==> flow/design.v <==
`timescale 1ns/1ns
module alu(
    input wire [15:0] a, b,
    input wire [3:0] alu_op,
    output reg [15:0] alu_result,
    output  wire zero
);
    always @(*) begin
    case (alu_op)
        4'b0000: alu_result = a + b;
        4'b0001: alu_result = a - b;
        4'b0010: alu_result = a & b;
        4'b0011 : alu_result = a | b;
        4'b0100: alu_result = a ^ b;
        4'b0101: alu_result = ($signed(a) < $signed(b)) ? 16'd1 : 16'd0;
        default : alu_result = 16'd0;
    endcase
end
    assign zero = (alu_result == 16'd0);
endmodule
module control(
    input wire [3:0] opcode,
    input wire is_nop,
    output reg reg_write,
    output reg alu_src,
    output reg mem_read,
    output reg mem_write,
    output reg mem_to_reg,
    output reg branch,
    output reg branch_ne,
    output reg jump,
    output reg halt,
    output reg [3:0] alu_op
);
    always @(*) begin
        reg_write = 0; alu_src = 0;
        mem_read = 0; mem_write = 0; mem_to_reg = 0;
        branch = 0; branch_ne = 0; jump = 0;
        halt = 0;
        alu_op = 4'b0000;
        if (is_nop) begin
        end else case (opcode)
            4'h0  : begin reg_write=1; alu_op=4'b0000; end
            4'h1  : begin reg_write=1; alu_op=4'b0001; end
            4'h2  : begin reg_write=1; alu_op=4'b0010; end
            4'h3   : begin reg_write=1; alu_op=4'b0011; end
            4'h4  : begin reg_write=1; alu_op=4'b0100; end
            4'h5  : begin reg_write=1; alu_op=4'b0101; end
            4'h6 : begin reg_write=1; alu_src=1; end
            4'h7 : begin reg_write=1; alu_src=1; alu_op=4'b0010; end
            4'h8  : begin reg_write=1; alu_src=1; alu_op=4'b0011; end
            4'h9 : begin reg_write=1; alu_src=1; alu_op=4'b0100; end
            4'hA   : begin reg_write=1; alu_src=1; mem_read=1; mem_to_reg=1; end
            4'hB   : begin alu_src=1; mem_write=1; end
            4'hC  : begin branch=1; alu_op=4'b0001; end
            4'hD  : begin branch_ne=1; alu_op=4'b0001; end
            4'hE : begin jump=1; end
            4'hF : begin halt=1; end
        endcase
    end
endmodule
`timescale 1ns/1ns
module regfile(
    input wire clk,
    input wire rst,
    input wire reg_write,
    input wire [3:0] rs1,
    input wire [3:0] rs2,
    input wire [3:0] rd,
    input wire [15:0] rd_data,
    output wire [15:0] rs1_data,
    output wire [15:0] rs2_data
);
    reg [15:0] regs [0:15];
    integer i;
    always @(posedge clk or posedge rst) begin
        if (rst) begin
            for (i = 0; i < 16; i = i + 1)
                regs[i] <= 16'd0;
        end 
        else if (reg_write && rd != 4'd0) begin
            regs[rd] <= rd_data;
        end
    end
    wire [15:0] rs1_raw = (rs1 == 4'd0) ? 16'd0 : regs[rs1];
    wire [15:0] rs2_raw = (rs2 == 4'd0) ? 16'd0 : regs[rs2];
    assign rs1_data = (reg_write && (rd == rs1) && (rd != 4'd0)) ? rd_data : rs1_raw;
    assign rs2_data = (reg_write && (rd == rs2) && (rd != 4'd0)) ? rd_data : rs2_raw;
endmodule
`timescale 1ns/1ns
module hazard_unit (
    input wire [3:0] ifid_rs1,
    input wire [3:0] ifid_rs2,
    input wire [3:0] idex_rd,
    input wire idex_mem_read,
    output reg pc_write,       
    output reg ifid_write,     
    output reg idex_flush      
);
    always @(*) begin
        pc_write = 1'b1;
        ifid_write = 1'b1;
        idex_flush = 1'b0;
        if (idex_mem_read &&
            (idex_rd != 4'd0) &&
            ((idex_rd == ifid_rs1) || (idex_rd == ifid_rs2))) begin
            pc_write = 1'b0;       
            ifid_write = 1'b0;     
            idex_flush = 1'b1;     
        end
    end
endmodule
`timescale 1ns/1ns
module forwarding_unit (
    input wire [3:0] idex_rs1,
    input wire [3:0] idex_rs2,
    input wire exmem_reg_write,
    input wire exmem_mem_to_reg,
    input wire [3:0] exmem_rd,
    input wire memwb_reg_write,
    input wire [3:0] memwb_rd,
    input wire wb_reg_write,
    input wire [3:0] wb_rd,
    output reg [1:0] forward_a,     
    output reg [1:0] forward_b      
);
    always @(*) begin
        forward_a = 2'b00;
        forward_b = 2'b00;
        if (exmem_reg_write && !exmem_mem_to_reg &&
            exmem_rd != 4'd0 &&
            exmem_rd == idex_rs1) begin
            forward_a = 2'b10;
        end
        else if (memwb_reg_write && memwb_rd != 4'd0 &&
                 !(exmem_reg_write && !exmem_mem_to_reg && exmem_rd == idex_rs1) &&
                 memwb_rd == idex_rs1) begin
            forward_a = 2'b01;
        end
        else if (wb_reg_write && wb_rd != 4'd0 && wb_rd == idex_rs1) begin
            forward_a = 2'b11;
        end
        if (exmem_reg_write && !exmem_mem_to_reg &&
            exmem_rd != 4'd0 &&
            exmem_rd == idex_rs2) begin
            forward_b = 2'b10;
        end
        else if (memwb_reg_write && memwb_rd != 4'd0 &&
                 !(exmem_reg_write && !exmem_mem_to_reg && exmem_rd == idex_rs2) &&
                 memwb_rd == idex_rs2) begin
            forward_b = 2'b01;
        end
        else if (wb_reg_write && wb_rd != 4'd0 && wb_rd == idex_rs2) begin
            forward_b = 2'b11;
        end
    end
endmodule
`timescale 1ns/1ns
module pipe_if_id (
    input wire clk,
    input wire rst,
    input wire stall,            
    input wire flush,            
    input wire [15:0] if_pc,
    input wire [15:0] if_instr,
    output reg [15:0] id_pc,
    output reg [15:0] id_instr
);
    always @(posedge clk or posedge rst) begin
        if (rst) begin
            id_pc <= 16'd0;
            id_instr <= 16'h0000;
        end
        else if (flush) begin
            id_pc <= 16'd0;
            id_instr <= 16'h0000;   
        end 
        else if (!stall) begin
            id_pc <= if_pc;
            id_instr <= if_instr;
        end
    end
endmodule
`timescale 1ns/1ns
module pipe_id_ex (
    input wire clk,
    input wire rst,
    input wire flush,
    input wire [15:0] id_pc,
    input wire [15:0] id_rs1_data,
    input wire [15:0] id_rs2_data,
    input wire [15:0] id_imm,
    input wire [3:0] id_rs1,
    input wire [3:0] id_rs2,
    input wire [3:0] id_rd,
    input wire [3:0] id_alu_op,
    input wire id_reg_write,
    input wire id_alu_src,
    input wire id_mem_read,
    input wire id_mem_write,
    input wire id_mem_to_reg,
    input wire id_branch,
    input wire id_branch_ne,
    output reg [15:0] ex_pc,
    output reg [15:0] ex_rs1_data,
    output reg [15:0] ex_rs2_data,
    output reg [15:0] ex_imm,
    output reg [3:0] ex_rs1,
    output reg [3:0] ex_rs2,
    output reg [3:0] ex_rd,
    output reg [3:0] ex_alu_op,
    output reg ex_reg_write,
    output reg ex_alu_src,
    output reg ex_mem_read,
    output reg ex_mem_write,
    output reg ex_mem_to_reg,
    output reg ex_branch,
    output reg ex_branch_ne
);
    always @(posedge clk or posedge rst) begin
        if (rst) begin
            ex_pc <= 16'd0;
            ex_rs1_data <= 16'd0;
            ex_rs2_data <= 16'd0;
            ex_imm <= 16'd0;
            ex_rs1 <= 4'd0;
            ex_rs2 <= 4'd0;
            ex_rd <= 4'd0;
            ex_alu_op <= 4'd0;
            ex_reg_write <= 1'b0;
            ex_alu_src <= 1'b0;
            ex_mem_read <= 1'b0;
            ex_mem_write <= 1'b0;
            ex_mem_to_reg <= 1'b0;
            ex_branch <= 1'b0;
            ex_branch_ne <= 1'b0;
        end
        else if (flush) begin
            ex_pc <= 16'd0;
            ex_rs1_data <= 16'd0;
            ex_rs2_data <= 16'd0;
            ex_imm <= 16'd0;
            ex_rs1 <= 4'd0;
            ex_rs2 <= 4'd0;
            ex_rd <= 4'd0;
            ex_alu_op <= 4'd0;
            ex_reg_write <= 1'b0;
            ex_alu_src <= 1'b0;
            ex_mem_read <= 1'b0;
            ex_mem_write <= 1'b0;
            ex_mem_to_reg <= 1'b0;
            ex_branch <= 1'b0;
            ex_branch_ne <= 1'b0;
        end
        else begin
            ex_pc <= id_pc;
            ex_rs1_data <= id_rs1_data;
            ex_rs2_data <= id_rs2_data;
            ex_imm <= id_imm;
            ex_rs1 <= id_rs1;
            ex_rs2 <= id_rs2;
            ex_rd <= id_rd;
            ex_alu_op <= id_alu_op;
            ex_reg_write <= id_reg_write;
            ex_alu_src <= id_alu_src;
            ex_mem_read <= id_mem_read;
            ex_mem_write <= id_mem_write;
            ex_mem_to_reg <= id_mem_to_reg;
            ex_branch <= id_branch;
            ex_branch_ne <= id_branch_ne;
        end
    end
endmodule
`timescale 1ns/1ns
module pipe_ex1_ex2 (
    input wire clk,
    input wire rst,
    input wire flush,            
    input wire [15:0] ex1_alu_result,
    input wire [15:0] ex1_rs2_data,
    input wire [15:0] ex1_branch_target,
    input wire [3:0] ex1_rd,
    input wire ex1_zero,
    input wire ex1_reg_write,
    input wire ex1_mem_read,
    input wire ex1_mem_write,
    input wire ex1_mem_to_reg,
    input wire ex1_branch,
    input wire ex1_branch_ne,
    output reg [15:0] ex2_alu_result,
    output reg [15:0] ex2_rs2_data,
    output reg [15:0] ex2_branch_target,
    output reg [3:0] ex2_rd,
    output reg ex2_zero,
    output reg ex2_reg_write,
    output reg ex2_mem_read,
    output reg ex2_mem_write,
    output reg ex2_mem_to_reg,
    output reg ex2_branch,
    output reg ex2_branch_ne
);
    always @(posedge clk or posedge rst) begin
        if (rst) begin
            ex2_alu_result <= 16'd0;
            ex2_rs2_data <= 16'd0;
            ex2_branch_target <= 16'd0;
            ex2_rd <= 4'd0;
            ex2_zero <= 1'b0;
            ex2_reg_write <= 1'b0;
            ex2_mem_read <= 1'b0;
            ex2_mem_write <= 1'b0;
            ex2_mem_to_reg <= 1'b0;
            ex2_branch <= 1'b0;
            ex2_branch_ne <= 1'b0;
        end 
        else if (flush) begin
            ex2_alu_result <= ex1_alu_result;
            ex2_rs2_data <= ex1_rs2_data;
            ex2_branch_target <= ex1_branch_target;
            ex2_rd <= ex1_rd;
            ex2_zero <= ex1_zero;
            ex2_reg_write <= 1'b0;
            ex2_mem_read <= 1'b0;
            ex2_mem_write <= 1'b0;
            ex2_mem_to_reg <= 1'b0;
            ex2_branch <= 1'b0;
            ex2_branch_ne <= 1'b0;
        end
        else begin
            ex2_alu_result <= ex1_alu_result;
            ex2_rs2_data <= ex1_rs2_data;
            ex2_branch_target <= ex1_branch_target;
            ex2_rd <= ex1_rd;
            ex2_zero <= ex1_zero;
            ex2_reg_write <= ex1_reg_write;
            ex2_mem_read <= ex1_mem_read;
            ex2_mem_write <= ex1_mem_write;
            ex2_mem_to_reg <= ex1_mem_to_reg;
            ex2_branch <= ex1_branch;
            ex2_branch_ne <= ex1_branch_ne;
        end
    end
endmodule
`timescale 1ns/1ns
module pipe_ex2_mem (
    input wire clk,
    input wire rst,
    input wire flush_mem,        
    input wire [15:0] ex2_alu_result,
    input wire [15:0] ex2_rs2_data,
    input wire [3:0]  ex2_rd,
    input wire [15:0] ex2_branch_target,
    input wire ex2_zero,
    input wire ex2_reg_write,
    input wire ex2_mem_read,
    input wire ex2_mem_write,
    input wire ex2_mem_to_reg,
    input wire ex2_branch,
    input wire ex2_branch_ne,
    output reg [15:0] mem_alu_result,
    output reg [15:0] mem_rs2_data,
    output reg [3:0]  mem_rd,
    output reg [15:0] mem_branch_target,
    output reg mem_zero,
    output reg mem_reg_write,
    output reg mem_mem_read,
    output reg mem_mem_write,
    output reg mem_mem_to_reg,
    output reg mem_branch,
    output reg mem_branch_ne
);
    always @(posedge clk or posedge rst) begin
        if (rst) begin
            mem_alu_result    <= 16'd0;
            mem_rs2_data      <= 16'd0;
            mem_rd            <= 4'd0;
            mem_branch_target <= 16'd0;
            mem_zero          <= 1'b0;
            mem_reg_write     <= 1'b0;
            mem_mem_read      <= 1'b0;
            mem_mem_write     <= 1'b0;
            mem_mem_to_reg    <= 1'b0;
            mem_branch        <= 1'b0;
            mem_branch_ne     <= 1'b0;
        end 
        else if (flush_mem) begin
            mem_alu_result    <= 16'd0;
            mem_rs2_data      <= 16'd0;
            mem_rd            <= 4'd0;
            mem_branch_target <= 16'd0;
            mem_zero          <= 1'b0;
            mem_reg_write     <= 1'b0;
            mem_mem_read      <= 1'b0;
            mem_mem_write     <= 1'b0;
            mem_mem_to_reg    <= 1'b0;
            mem_branch        <= 1'b0;
            mem_branch_ne     <= 1'b0;
        end 
        else begin
            mem_alu_result    <= ex2_alu_result;
            mem_rs2_data      <= ex2_rs2_data;
            mem_rd            <= ex2_rd;
            mem_branch_target <= ex2_branch_target;
            mem_zero          <= ex2_zero;
            mem_reg_write     <= ex2_reg_write;
            mem_mem_read      <= ex2_mem_read;
            mem_mem_write     <= ex2_mem_write;
            mem_mem_to_reg    <= ex2_mem_to_reg;
            mem_branch        <= ex2_branch;
            mem_branch_ne     <= ex2_branch_ne;
        end
    end
endmodule
`timescale 1ns/1ns
module pipe_mem_wb(
    input wire clk,
    input wire rst,
    input wire flush,           
    input wire mem_to_reg_in,
    input wire reg_write_in,
    input wire [15:0] alu_result_in,
    input wire [15:0] mem_data_in,
    input wire [3:0] rd_in,
    output reg mem_to_reg,
    output reg reg_write,
    output reg [15:0] alu_result,
    output reg [15:0] mem_data,
    output reg [3:0] rd
);
    always @(posedge clk or posedge rst) begin
        if (rst) begin
            mem_to_reg <= 1'b0;
            reg_write  <= 1'b0;
            alu_result <= 16'd0;
            mem_data   <= 16'd0;
            rd         <= 4'd0;
        end
        else if (flush) begin
            mem_to_reg <= 1'b0;
            reg_write  <= 1'b0;
            alu_result <= 16'd0;
            mem_data   <= 16'd0;
            rd         <= 4'd0;
        end
        else begin
            mem_to_reg <= mem_to_reg_in;
            reg_write  <= reg_write_in;
            alu_result <= alu_result_in;
            mem_data   <= mem_data_in;
            rd         <= rd_in;
        end
    end
endmodule
`timescale 1ns/1ns
module if_stage(
    input wire clk,
    input wire rst,
    input wire stall_if,           
    input wire flush_if,           
    input wire halt,               
    input wire branch_taken,       
    input wire [15:0] branch_target,   
    input wire jump_taken,         
    input wire [15:0] jump_target,     
    output wire [7:0] imem_addr,
    input wire [15:0] imem_data,
    output reg [15:0] if_pc,       
    output wire [15:0] if_instr    
);
    assign imem_addr = if_pc[7:0];
    assign if_instr = imem_data;
    always @(posedge clk or posedge rst) begin
        if (rst) begin
            if_pc <= 16'd0;
        end
        else if (branch_taken) begin
            if_pc <= branch_target;
        end
        else if (!stall_if && !halt) begin
            if (jump_taken) begin
                if_pc <= jump_target;
            end
            else begin
                if_pc <= if_pc + 16'd1;
            end
        end
    end
endmodule
`timescale 1ns/1ns
module cpu_top_pipeline (
    input wire clk,
    input wire rst,
    output wire [7:0]  imem_addr,
    input  wire [15:0] imem_data,
    output wire [7:0]  dmem_addr,
    output wire [15:0] dmem_wdata,
    output wire        dmem_we,
    input  wire [15:0] dmem_rdata,
    output wire        halted
);
    wire [15:0] if_pc, if_instr;
    wire if_stall, if_flush;
    wire [15:0] id_pc, id_instr;
    wire [3:0] id_opcode, id_rd, id_rs1, id_rs2;
    wire [15:0] id_rs1_data, id_rs2_data, id_imm;
    wire id_reg_write, id_alu_src, id_mem_read, id_mem_write, id_mem_to_reg;
    wire id_branch, id_branch_ne, id_jump;
    wire [3:0] id_alu_op;
    wire id_halt, id_pc_write;
    wire [15:0] ex1_pc, ex1_rs1_data, ex1_rs2_data, ex1_imm;
    wire [3:0] ex1_rd, ex1_rs1, ex1_rs2, ex1_alu_op;
    wire ex1_reg_write, ex1_alu_src, ex1_mem_read, ex1_mem_write, ex1_mem_to_reg;
    wire ex1_branch, ex1_branch_ne;
    wire [15:0] ex1_alu_result, ex1_branch_target;
    wire ex1_zero;
    wire [1:0] forward_a, forward_b;
    wire [15:0] ex1_rs1_fwd, ex1_rs2_fwd;
    wire [15:0] ex2_alu_result, ex2_rs2_data, ex2_branch_target;
    wire [3:0] ex2_rd;
    wire ex2_reg_write, ex2_mem_read, ex2_mem_write, ex2_mem_to_reg;
    wire ex2_branch, ex2_branch_ne, ex2_zero;
    wire [15:0] mem_alu_result, mem_rs2_data, mem_read_data, mem_branch_target;
    wire [3:0] mem_rd;
    wire mem_reg_write, mem_mem_read, mem_mem_write, mem_mem_to_reg;
    wire mem_branch, mem_branch_ne, mem_zero;
    wire [15:0] wb_alu_result, wb_mem_data, wb_write_data;
    wire [3:0] wb_rd;
    wire wb_reg_write, wb_mem_to_reg;
    wire stall_signal, flush_signal;
    wire branch_taken, jump_taken;
    wire [15:0] jump_target;
    wire ifid_write_en;
    reg fetch_stop;
    reg halt_ex1, halt_ex2, halt_mem, halt_wb;
    wire id_halt_go;
    assign halted = halt_wb;
    always @(posedge clk or posedge rst) begin
        if (rst) begin
            fetch_stop <= 1'b0;
            halt_ex1 <= 1'b0;
            halt_ex2 <= 1'b0;
            halt_mem <= 1'b0;
            halt_wb <= 1'b0;
        end
        else begin
            if (branch_taken)
                fetch_stop <= 1'b0;
            else if (id_halt_go)
                fetch_stop <= 1'b1;
            halt_ex1 <= id_halt_go;
            halt_ex2 <= halt_ex1 && !branch_taken;
            halt_mem <= halt_ex2;
            halt_wb <= halt_wb || halt_mem;
        end
    end
    hazard_unit u_hazard (
        .ifid_rs1(id_rs1),
        .ifid_rs2(id_rs2),
        .idex_rd(ex1_rd),
        .idex_mem_read(ex1_mem_read),
        .pc_write(id_pc_write),
        .ifid_write(ifid_write_en),
        .idex_flush(flush_signal)
    );
    assign stall_signal = ~ifid_write_en;
    assign jump_taken = id_jump && !stall_signal && !branch_taken && !fetch_stop;
    assign id_halt_go = id_halt && !stall_signal && !branch_taken && !fetch_stop;
    assign jump_target = {{4{id_instr[11]}}, id_instr[11:0]};   
    assign branch_taken = (ex2_branch && ex2_zero) || (ex2_branch_ne && !ex2_zero);
    assign if_flush = branch_taken || jump_taken || id_halt_go || fetch_stop;
    if_stage u_if (
        .clk(clk),
        .rst(rst),
        .stall_if(stall_signal),
        .flush_if(if_flush),
        .halt(fetch_stop || id_halt_go),
        .branch_taken(branch_taken),
        .branch_target(ex2_branch_target),
        .jump_taken(jump_taken),
        .jump_target(jump_target),
        .imem_addr(imem_addr),
        .imem_data(imem_data),
        .if_pc(if_pc),
        .if_instr(if_instr)
    );
    pipe_if_id u_if_id (
        .clk(clk),
        .rst(rst),
        .stall(stall_signal),
        .flush(if_flush),
        .if_pc(if_pc),
        .if_instr(if_instr),
        .id_pc(id_pc),
        .id_instr(id_instr)
    );
    assign id_opcode = id_instr[15:12];
    assign id_rd = id_instr[11:8];
    assign id_rs1 = id_instr[7:4];
    assign id_rs2 = id_instr[3:0];
    assign id_imm = {{12{id_instr[3]}}, id_instr[3:0]};   
    control u_ctrl (
        .opcode(id_opcode),
        .is_nop(id_instr == 16'h0000),
        .reg_write(id_reg_write),
        .alu_src(id_alu_src),
        .mem_read(id_mem_read),
        .mem_write(id_mem_write),
        .mem_to_reg(id_mem_to_reg),
        .branch(id_branch),
        .branch_ne(id_branch_ne),
        .jump(id_jump),
        .alu_op(id_alu_op),
        .halt(id_halt)
    );
    regfile u_rf (
        .clk(clk),
        .rst(rst),
        .reg_write(wb_reg_write),
        .rs1(id_rs1),
        .rs2(id_rs2),
        .rd(wb_rd),
        .rd_data(wb_write_data),
        .rs1_data(id_rs1_data),
        .rs2_data(id_rs2_data)
    );
    pipe_id_ex u_id_ex (
        .clk(clk),
        .rst(rst),
        .flush(flush_signal || if_flush),
        .id_pc(id_pc),
        .id_rs1(id_rs1),
        .id_rs2(id_rs2),
        .id_rd(id_rd),
        .id_rs1_data(id_rs1_data),
        .id_rs2_data(id_rs2_data),
        .id_imm(id_imm),
        .id_alu_op(id_alu_op),
        .id_reg_write(id_reg_write),
        .id_alu_src(id_alu_src),
        .id_mem_read(id_mem_read),
        .id_mem_write(id_mem_write),
        .id_mem_to_reg(id_mem_to_reg),
        .id_branch(id_branch),
        .id_branch_ne(id_branch_ne),
        .ex_pc(ex1_pc),
        .ex_rs1(ex1_rs1),
        .ex_rs2(ex1_rs2),
        .ex_rd(ex1_rd),
        .ex_rs1_data(ex1_rs1_data),
        .ex_rs2_data(ex1_rs2_data),
        .ex_imm(ex1_imm),
        .ex_alu_op(ex1_alu_op),
        .ex_reg_write(ex1_reg_write),
        .ex_alu_src(ex1_alu_src),
        .ex_mem_read(ex1_mem_read),
        .ex_mem_write(ex1_mem_write),
        .ex_mem_to_reg(ex1_mem_to_reg),
        .ex_branch(ex1_branch),
        .ex_branch_ne(ex1_branch_ne)
    );
    forwarding_unit u_fwd (
        .idex_rs1(ex1_rs1),
        .idex_rs2(ex1_rs2),
        .exmem_reg_write(ex2_reg_write),
        .exmem_mem_to_reg(ex2_mem_to_reg),
        .exmem_rd(ex2_rd),
        .memwb_reg_write(mem_reg_write),
        .memwb_rd(mem_rd),
        .wb_reg_write(wb_reg_write),
        .wb_rd(wb_rd),
        .forward_a(forward_a),
        .forward_b(forward_b)
    );
    wire [15:0] mem_fwd_data = mem_mem_to_reg ? mem_read_data : mem_alu_result;
    assign ex1_rs1_fwd = (forward_a == 2'b10) ? ex2_alu_result :
                         (forward_a == 2'b01) ? mem_fwd_data : 
                         (forward_a == 2'b11) ? wb_write_data :
                         ex1_rs1_data;
    assign ex1_rs2_fwd = (forward_b == 2'b10) ? ex2_alu_result :
                         (forward_b == 2'b01) ? mem_fwd_data : 
                         (forward_b == 2'b11) ? wb_write_data :
                         ex1_rs2_data;
    wire [15:0] alu_input_b = ex1_alu_src ? ex1_imm : ex1_rs2_fwd;
    alu u_alu (
        .a(ex1_rs1_fwd),
        .b(alu_input_b),
        .alu_op(ex1_alu_op),
        .alu_result(ex1_alu_result),
        .zero(ex1_zero)
    );
    assign ex1_branch_target = ex1_pc + ex1_imm;
    pipe_ex1_ex2 u_ex1_ex2 (
        .clk(clk),
        .rst(rst),
        .flush(branch_taken),
        .ex1_alu_result(ex1_alu_result),
        .ex1_rs2_data(ex1_rs2_fwd),
        .ex1_rd(ex1_rd),
        .ex1_branch_target(ex1_branch_target),
        .ex1_zero(ex1_zero),
        .ex1_reg_write(ex1_reg_write),
        .ex1_mem_read(ex1_mem_read),
        .ex1_mem_write(ex1_mem_write),
        .ex1_mem_to_reg(ex1_mem_to_reg),
        .ex1_branch(ex1_branch),
        .ex1_branch_ne(ex1_branch_ne),
        .ex2_alu_result(ex2_alu_result),
        .ex2_rs2_data(ex2_rs2_data),
        .ex2_rd(ex2_rd),
        .ex2_branch_target(ex2_branch_target),
        .ex2_zero(ex2_zero),
        .ex2_reg_write(ex2_reg_write),
        .ex2_mem_read(ex2_mem_read),
        .ex2_mem_write(ex2_mem_write),
        .ex2_mem_to_reg(ex2_mem_to_reg),
        .ex2_branch(ex2_branch),
        .ex2_branch_ne(ex2_branch_ne)
    );
    pipe_ex2_mem u_ex2_mem (
        .clk(clk),
        .rst(rst),
        .flush_mem(1'b0),
        .ex2_alu_result(ex2_alu_result),
        .ex2_rs2_data(ex2_rs2_data),
        .ex2_rd(ex2_rd),
        .ex2_branch_target(ex2_branch_target),
        .ex2_reg_write(ex2_reg_write),
        .ex2_mem_read(ex2_mem_read),
        .ex2_mem_write(ex2_mem_write),
        .ex2_mem_to_reg(ex2_mem_to_reg),
        .ex2_branch(ex2_branch),
        .ex2_branch_ne(ex2_branch_ne),
        .ex2_zero(ex2_zero),
        .mem_alu_result(mem_alu_result),
        .mem_rs2_data(mem_rs2_data),
        .mem_rd(mem_rd),
        .mem_branch_target(mem_branch_target),
        .mem_reg_write(mem_reg_write),
        .mem_mem_read(mem_mem_read),
        .mem_mem_write(mem_mem_write),
        .mem_mem_to_reg(mem_mem_to_reg),
        .mem_branch(mem_branch),
        .mem_branch_ne(mem_branch_ne),
        .mem_zero(mem_zero)
    );
    assign dmem_addr = mem_alu_result[7:0];
    assign dmem_wdata = mem_rs2_data;
    assign dmem_we = mem_mem_write;
    assign mem_read_data = dmem_rdata;
    pipe_mem_wb u_mem_wb (
        .clk(clk),
        .rst(rst),
        .flush(1'b0),
        .mem_to_reg_in(mem_mem_to_reg),
        .reg_write_in(mem_reg_write),
        .alu_result_in(mem_alu_result),
        .mem_data_in(mem_read_data),
        .rd_in(mem_rd),
        .mem_to_reg(wb_mem_to_reg),
        .reg_write(wb_reg_write),
        .alu_result(wb_alu_result),
        .mem_data(wb_mem_data),
        .rd(wb_rd)
    );
    assign wb_write_data = wb_mem_to_reg ? wb_mem_data : wb_alu_result;
endmodule
Reports on cpu_top_pipeline
What the tools print for cpu_top_pipeline, step after step.
Line numbers count from 1 in the design file above.
Operators carry their Yosys type and port widths (W data, S select, Z words).
Cell names lack the library's common part.
{"block": "design", "design": "cpu_top_pipeline", "clock": "clk", "lib": "sky130hd", "pvt_corner": "tt_025C_1v80"}

Elaborated design
Counts by Yosys on the flattened word-level netlist (proc, flatten, opt, wreduce). Print and check cells are left out. Cells with the same type and inputs are merged into one.
Yosys's memory passes give these memory sizes; they may raise the number of words (mostly to a power of two), join words into wider ones and drop unused or constant bits.
{"block": "word_totals", "reg_bits": 515, "rom_bits": 192, "n_memories": 1, "in_bits": 34, "word_cells": 271}
{"block": "op_classes", "addsub": 4, "n_cmp": 1, "equal": 67, "n_mux": 64, "logic": 3, "n_reduce_logical": 72}
{"block": "memory_table", "name": "(name not given)", "words": 16, "width": 12, "rd": 1, "write_ports": 0, "line": 42, "text": "end else case (opcode)"}
{"block": "ops", "operator": "$pmux W16 S15", "n": 2}
{"block": "ops", "operator": "$mux W16", "n": 24}
{"block": "ops", "operator": "$eq A4 B4 Y1 const B", "n": 24}
{"block": "ops", "operator": "$pmux W16 S6", "n": 1}
{"block": "ops", "operator": "$eq A4 B3 Y1 const B", "n": 14}
{"block": "ops", "operator": "$eq A4 B4 Y1", "n": 10}
{"block": "ops", "operator": "$add A16 B16 Y16", "n": 2}
{"block": "ops", "operator": "$logic_not A16 Y1", "n": 2}
{"block": "ops", "operator": "$eq A4 B2 Y1 const B", "n": 8}
{"block": "ops", "operator": "$logic_and A1 B1 Y1", "n": 30}
{"block": "ops", "operator": "$reduce_and A2 Y1", "n": 15}
{"block": "ops", "operator": "$mux W1", "n": 26}
{"block": "ops", "operator": "$mux W4", "n": 5}
{"block": "ops", "operator": "$add A16 B1 Y16 const B", "n": 1}
{"block": "ops", "operator": "$sub A16 B16 Y16", "n": 1}
{"block": "ops", "operator": "$lt A16 B16 Y1", "n": 1}
{"block": "ops", "operator": "$and A16 B16 Y16", "n": 1}
{"block": "ops", "operator": "$or A16 B16 Y16", "n": 1}
{"block": "ops", "operator": "$xor A16 B16 Y16", "n": 1}
{"block": "ops", "operator": "$eq A4 B1 Y1 const B", "n": 4}
{"block": "ops", "operator": "$reduce_bool A4 Y1", "n": 4}
{"block": "ops", "operator": "$logic_not A4 Y1", "n": 3}
{"block": "ops", "operator": "$mux W2", "n": 6}
{"block": "ops", "operator": "$logic_or A1 B1 Y1", "n": 8}
{"block": "ops", "operator": "$logic_not A1 Y1", "n": 8}
{"block": "ops", "operator": "$eq A2 B2 Y1 const B", "n": 4}
{"block": "ops", "operator": "$eq A2 B1 Y1 const B", "n": 2}
{"block": "ops", "operator": "$reduce_bool A2 Y1", "n": 2}
{"block": "ops", "operator": "$ne A2 B2 Y1 const B", "n": 1}

Logic depth
Depth = most cells in a row (Yosys ltp): at word level without a register or memory, in the mapped netlist without a sequential cell, where the memories' decode and read muxes count.
{"block": "logic_depth", "ltp_word": 17, "abc_area": 0, "ltp_mapped": 22}

After synthesis
Source: synth_stat.txt of the flow (Yosys; design flattened, memories mapped). It holds for the ABC_AREA given above (unset counts as 0); a run with the other value may have another netlist.
Totals and module areas in this step are rounded.
{"block": "mapped", "cells": 2503, "area_um2": 24000, "ff_cells": 465}
{"block": "types", "type": "dfrtp_1", "n": 465, "area_total_um2": 1.16E+04}
{"block": "types", "type": "a21oi_1", "n": 294, "area_total_um2": 1.47E+03}
{"block": "types", "type": "nor2_1", "n": 361, "area_total_um2": 1355.05}
{"block": "types", "type": "a22oi_1", "n": 126, "area_total_um2": 945.907}
{"block": "types", "type": "o21ai_0", "n": 157, "area_total_um2": 785.754}
{"block": "types", "type": "ha_1", "n": 57, "area_total_um2": 713.184}
{"block": "types", "type": "clkbuf_1", "n": 167, "area_total_um2": 626.851}
{"block": "types", "type": "nand2_1", "n": 152, "area_total_um2": 570.547}
{"block": "types", "type": "a22o_1", "n": 45, "area_total_um2": 394.128}
{"block": "types", "type": "xnor2_1", "n": 38, "area_total_um2": 332.819}
{"block": "types", "type": "a222oi_1", "n": 32, "area_total_um2": 320.307}
{"block": "types", "type": "a211oi_1", "n": 41, "area_total_um2": 307.795}
{"block": "types", "type": "inv_1", "n": 71, "area_total_um2": 266.506}
{"block": "types", "type": "mux2i_1", "n": 25, "area_total_um2": 250.24}
{"block": "types", "type": "mux2_2", "n": 20, "area_total_um2": 225.216}
{"block": "types", "type": "nand3_1", "n": 37, "area_total_um2": 185.178}
{"block": "types", "type": "a221oi_1", "n": 21, "area_total_um2": 183.926}
{"block": "types", "type": "and2_1", "n": 29, "area_total_um2": 181.424}
Other cell types: 67; their cells: 365.
By module: a second synthesis without flattening, with its own total; a netlist apart from the flattened one above.
{"block": "hier_totals", "hier_cells": 2749, "hier_area_um2": 30000}
Rows give one instance, submodules left out.
{"block": "by_module", "module": "regfile", "instances": 1, "cells": 1306, "area_um2": 14000}
{"block": "by_module", "module": "pipe_id_ex", "instances": 1, "cells": 184, "area_um2": 2800}
{"block": "by_module", "module": "alu", "instances": 1, "cells": 389, "area_um2": 2700}
{"block": "by_module", "module": "cpu_top_pipeline", "instances": 1, "cells": 215, "area_um2": 2400}
{"block": "by_module", "module": "pipe_ex2_mem", "instances": 1, "cells": 125, "area_um2": 1900}
{"block": "by_module", "module": "pipe_ex1_ex2", "instances": 1, "cells": 66, "area_um2": 1500}
{"block": "by_module", "module": "if_stage", "instances": 1, "cells": 183, "area_um2": 1500}
{"block": "by_module", "module": "pipe_mem_wb", "instances": 1, "cells": 81, "area_um2": 1400}
{"block": "by_module", "module": "pipe_if_id", "instances": 1, "cells": 104, "area_um2": 1300}
{"block": "by_module", "module": "forwarding_unit", "instances": 1, "cells": 48, "area_um2": 410}
{"block": "by_module", "module": "control", "instances": 1, "cells": 34, "area_um2": 200}
{"block": "by_module", "module": "hazard_unit", "instances": 1, "cells": 14, "area_um2": 130}

Timing after synthesis
OpenSTA on the mapped netlist: ideal clock, no wires. The path of least setup slack (recovery checks aside). Input and output delay are each 20% of the period. Register names are those of the netlist, which keeps one name where synthesis merged equal registers.
{"block": "synth_path", "path_type": "flip-flop to flip-flop", "from": "register u_id_ex.ex_imm[14]", "to": "register u_ex1_ex2.ex2_zero", "tclk_ns": 5.5, "setup_ns": 0.095, "t_first_pin_ns": 0.000, "arrival_ns": 4.841, "t_required_ns": 5.405, "setup_slack_ns": 0.564, "delay_ns": 4.936, "path_stages": 21, "period_less_setup_slack_ns": 4.936}
"delay_ns" is the arrival time less input delay plus setup time.
"path_stages": output pins that drive a net of the path, with the launching flip-flop's if there is one; two outputs of one cell count as two.
"period_less_setup_slack_ns" = period - worst setup slack (recovery checks aside). The figure is calculated, with input and output delays left at 20% of the set period.
Between the ends stands the longest chain of elaborated cells between them, by number of cells; it is not shown to be the way that was timed. Of several equally long chains one is given.
A line is the first line of the expression or statement that the cell stems from. Yosys adds cells for indexed reads and writes and turns some case tables into memories.
A register here has more assigning lines than the two given.
{"block": "synth_between", "cell_sequence": "dfrtp_1 clkbuf_1 inv_1 a221o_1 nor4_1 nand2_1 and2_1 clkbuf_1 a211o_1 a31oi_1 mux2i_1 fa_1 nand2b_1 a211o_1 a21oi_2 a311oi_1 a221o_1 or4_1 a2111oi_2 nand4b_1 nor4b_2", "elab_chain_cells": 5, "cone_cells": 10, "cone_lines": 9, "cone_classes": "2 x add/sub; 1 x compare; 3 x mux; 3 x logic; 1 x reduce/logical"}
{"block": "synth_lines", "element": "from (decl)", "line": 207, "text": "output reg [15:0] ex_imm,"}
{"block": "synth_lines", "element": "from (assign)", "line": 225, "text": "ex_imm <= 16'd0;"}
{"block": "synth_lines", "element": "from (assign)", "line": 259, "text": "ex_imm <= id_imm;"}
{"block": "synth_lines", "element": "$mux W16", "line": 683, "text": "wire [15:0] alu_input_b = ex1_alu_src ? ex1_imm : ex1_rs2_fwd;"}
{"block": "synth_lines", "element": "$lt A16 B16 Y1", "line": 15, "text": "4'b0101: alu_result = ($signed(a) < $signed(b)) ? 16'd1 : 16'd0;"}
{"block": "synth_lines", "element": "$mux W1", "line": 15}
{"block": "synth_lines", "element": "$pmux W16 S6", "line": 9, "text": "case (alu_op)"}
{"block": "synth_lines", "element": "$logic_not A16 Y1", "line": 19, "text": "assign zero = (alu_result == 16'd0);"}
{"block": "synth_lines", "element": "to (assign)", "line": 321, "text": "ex2_zero <= ex1_zero;"}
{"block": "synth_lines", "element": "to (assign)", "line": 334, "text": "ex2_zero <= ex1_zero;"}
{"block": "synth_lines", "element": "to (decl)", "line": 294, "text": "output reg ex2_zero,"}

Worst path after layout
From the final timing report of job 1: the path of least setup slack in the routed layout; clock arrival at registers is part of the times.
{"block": "layout_path", "path_type": "flip-flop to flip-flop", "from": "register u_id_ex.ex_imm[14]", "to": "register u_ex1_ex2.ex2_zero", "tclk_ns": 8.36, "setup_ns": 0.09, "t_first_pin_ns": 0.59, "arrival_ns": 7.14, "t_required_ns": 8.86, "setup_slack_ns": 1.71, "path_stages": 20}
Between the ends stands the longest chain of elaborated cells between them, by number of cells; it is not shown to be the way that was timed. Of several equally long chains one is given.
A register here has more assigning lines than the two given.
{"block": "layout_between", "cell_sequence": "dfrtp_1 inv_1 a221o_1 nor4_1 nand2_1 buf_4 and2_1 a211o_1 a31oi_1 mux2i_1 ha_1 or2_2 o221ai_1 nand2_1 a311oi_1 mux2i_1 nand4_1 a2111oi_2 nand4b_1 nor4b_2", "elab_chain_cells": 5, "cone_cells": 10, "cone_lines": 9, "cone_classes": "2 x add/sub; 1 x compare; 3 x mux; 3 x logic; 1 x reduce/logical"}
{"block": "layout_lines", "element": "from (decl)", "line": 207, "text": "output reg [15:0] ex_imm,"}
{"block": "layout_lines", "element": "from (assign)", "line": 225, "text": "ex_imm <= 16'd0;"}
{"block": "layout_lines", "element": "from (assign)", "line": 259, "text": "ex_imm <= id_imm;"}
{"block": "layout_lines", "element": "$mux W16", "line": 683, "text": "wire [15:0] alu_input_b = ex1_alu_src ? ex1_imm : ex1_rs2_fwd;"}
{"block": "layout_lines", "element": "$lt A16 B16 Y1", "line": 15, "text": "4'b0101: alu_result = ($signed(a) < $signed(b)) ? 16'd1 : 16'd0;"}
{"block": "layout_lines", "element": "$mux W1", "line": 15}
{"block": "layout_lines", "element": "$pmux W16 S6", "line": 9, "text": "case (alu_op)"}
{"block": "layout_lines", "element": "$logic_not A16 Y1", "line": 19, "text": "assign zero = (alu_result == 16'd0);"}
{"block": "layout_lines", "element": "to (assign)", "line": 321, "text": "ex2_zero <= ex1_zero;"}
{"block": "layout_lines", "element": "to (assign)", "line": 334, "text": "ex2_zero <= ex1_zero;"}
{"block": "layout_lines", "element": "to (decl)", "line": 294, "text": "output reg ex2_zero,"}

Measured results for cpu_top_pipeline: 3 stored runs of the Yosys and OpenROAD flow on sky130hd. The settings differ; the order carries no meaning. The constraints put input and output delay at 20% of the set period each and load the outputs with 0.01 pF.
"timing.achieved_period_ns": clock period set for the run, less the worst setup slack. It is reckoned from that one timing run; input and output delays stay at 20% of the period that was set.
By "worst_setup_path_time_ns" is meant the share of the clock period that the worst setup path is allowed (20% is reserved at inputs, 20% at outputs), minus its slack. Clock arrival times at its registers enter into it.
Measured values are rounded.

Job 1
==> flow/run.sh <==
#!/bin/bash
# the make line also repeats the synthesis and layout settings of config.mk as NAME=value (left out here)
make -C /OpenROAD-flow-scripts/flow DESIGN_CONFIG=/design/flow/config.mk WORK_HOME=/design/flow/orfs CLKGATE_MAP_FILE= finish
==> flow/config.mk <==
export PLATFORM = sky130hd
export DESIGN_NAME = cpu_top_pipeline
export DESIGN_NICKNAME = cpu_top_pipeline
export VERILOG_FILES = /design/flow/design.v
export SDC_FILE = /design/flow/constraint.sdc
export NUM_CORES = 4
export LEC_CHECK = 0
export CAP_MARGIN = 5
export CELL_PAD_IN_SITES_DETAIL_PLACEMENT = 2
export CELL_PAD_IN_SITES_GLOBAL_PLACEMENT = 0
export CORE_ASPECT_RATIO = 0.55
export CORE_MARGIN = 2
export CORE_UTILIZATION = 29
export MAX_ROUTING_LAYER = met5
export PLACE_DENSITY = 0.55
export SLEW_MARGIN = 0
==> flow/constraint.sdc <==
create_clock -name core_clock -period 8.36 [get_ports {clk}]
set_input_delay 1.6720 -clock core_clock [delete_from_list [all_inputs] [get_ports {clk}]]
set_output_delay 1.6720 -clock core_clock [all_outputs]
set_load 0.01 [all_outputs]

==> results of job 1, as JSON <==
{
  "timing.achieved_period_ns": 6.648,
  "final_cell_area_um2": 27000,
  "hold_worst_slack_ns": 0.35,
  "die_um2": 83000,
  "tns_setup_ns": 0.000,
  "yosys_chip_area_um2": 24000,
  "finalUtil_pct": 34,
  "final_setup_ws_ns": 1.7,
  "worst_setup_path_time_ns": 6.65,
  "timing.worst_path_kind": "flip-flop to flip-flop"
}

Job 2
==> flow/run.sh <==
#!/bin/bash
# the make line also repeats the synthesis and layout settings of config.mk as NAME=value (left out here)
make -C /OpenROAD-flow-scripts/flow DESIGN_CONFIG=/design/flow/config.mk WORK_HOME=/design/flow/orfs CLKGATE_MAP_FILE= finish
==> flow/config.mk <==
export PLATFORM = sky130hd
export DESIGN_NAME = cpu_top_pipeline
export DESIGN_NICKNAME = cpu_top_pipeline
export VERILOG_FILES = /design/flow/design.v
export SDC_FILE = /design/flow/constraint.sdc
export NUM_CORES = 4
export LEC_CHECK = 0
export ABC_AREA = 1
export CAP_MARGIN = 30
export CELL_PAD_IN_SITES_DETAIL_PLACEMENT = 2
export CELL_PAD_IN_SITES_GLOBAL_PLACEMENT = 0
export CORE_MARGIN = 2
export CORE_UTILIZATION = 40
export CTS_CLUSTER_SIZE = 96
export GPL_ROUTABILITY_DRIVEN = 0
export GPL_TIMING_DRIVEN = 0
export MIN_ROUTING_LAYER = met2
export PLACE_DENSITY = 0.77
export SETUP_SLACK_MARGIN = 0.43
export SLEW_MARGIN = 20
export TNS_END_PERCENT = 75
==> flow/constraint.sdc <==
create_clock -name core_clock -period 5.5 [get_ports {clk}]
set_input_delay 1.1000 -clock core_clock [delete_from_list [all_inputs] [get_ports {clk}]]
set_output_delay 1.1000 -clock core_clock [all_outputs]
set_load 0.01 [all_outputs]

==> results of job 2, as JSON <==
{
  "outcome": "not finished: routing ended with error GRT-0116"
}

Job 3
==> flow/run.sh <==
#!/bin/bash
# the make line also repeats the synthesis and layout settings of config.mk as NAME=value (left out here)
make -C /OpenROAD-flow-scripts/flow DESIGN_CONFIG=/design/flow/config.mk WORK_HOME=/design/flow/orfs CLKGATE_MAP_FILE= finish
==> flow/config.mk <==
export PLATFORM = sky130hd
export DESIGN_NAME = cpu_top_pipeline
export DESIGN_NICKNAME = cpu_top_pipeline
export VERILOG_FILES = /design/flow/design.v
export SDC_FILE = /design/flow/constraint.sdc
export NUM_CORES = 4
export LEC_CHECK = 0
export CAP_MARGIN = 20
export CELL_PAD_IN_SITES_DETAIL_PLACEMENT = 1
export CORE_MARGIN = 6
export CORE_UTILIZATION = 54
export CTS_CLUSTER_SIZE = 76
export MIN_ROUTING_LAYER = met1
export PLACE_DENSITY = 0.54
export SLEW_MARGIN = 20
export TNS_END_PERCENT = 40
==> flow/constraint.sdc <==
create_clock -name core_clock -period 7.06 [get_ports {clk}]
set_input_delay 1.4120 -clock core_clock [delete_from_list [all_inputs] [get_ports {clk}]]
set_output_delay 1.4120 -clock core_clock [all_outputs]
set_load 0.01 [all_outputs]

==> results of job 3, as JSON <==
{
  "timing.achieved_period_ns": 6.225,
  "final_cell_area_um2": 27000,
  "hold_worst_slack_ns": 0.35,
  "die_um2": 49000,
  "tns_setup_ns": 0.000,
  "yosys_chip_area_um2": 24000,
  "finalUtil_pct": 63,
  "final_setup_ws_ns": 0.84,
  "worst_setup_path_time_ns": 6.22,
  "timing.worst_path_kind": "flip-flop to flip-flop"
}
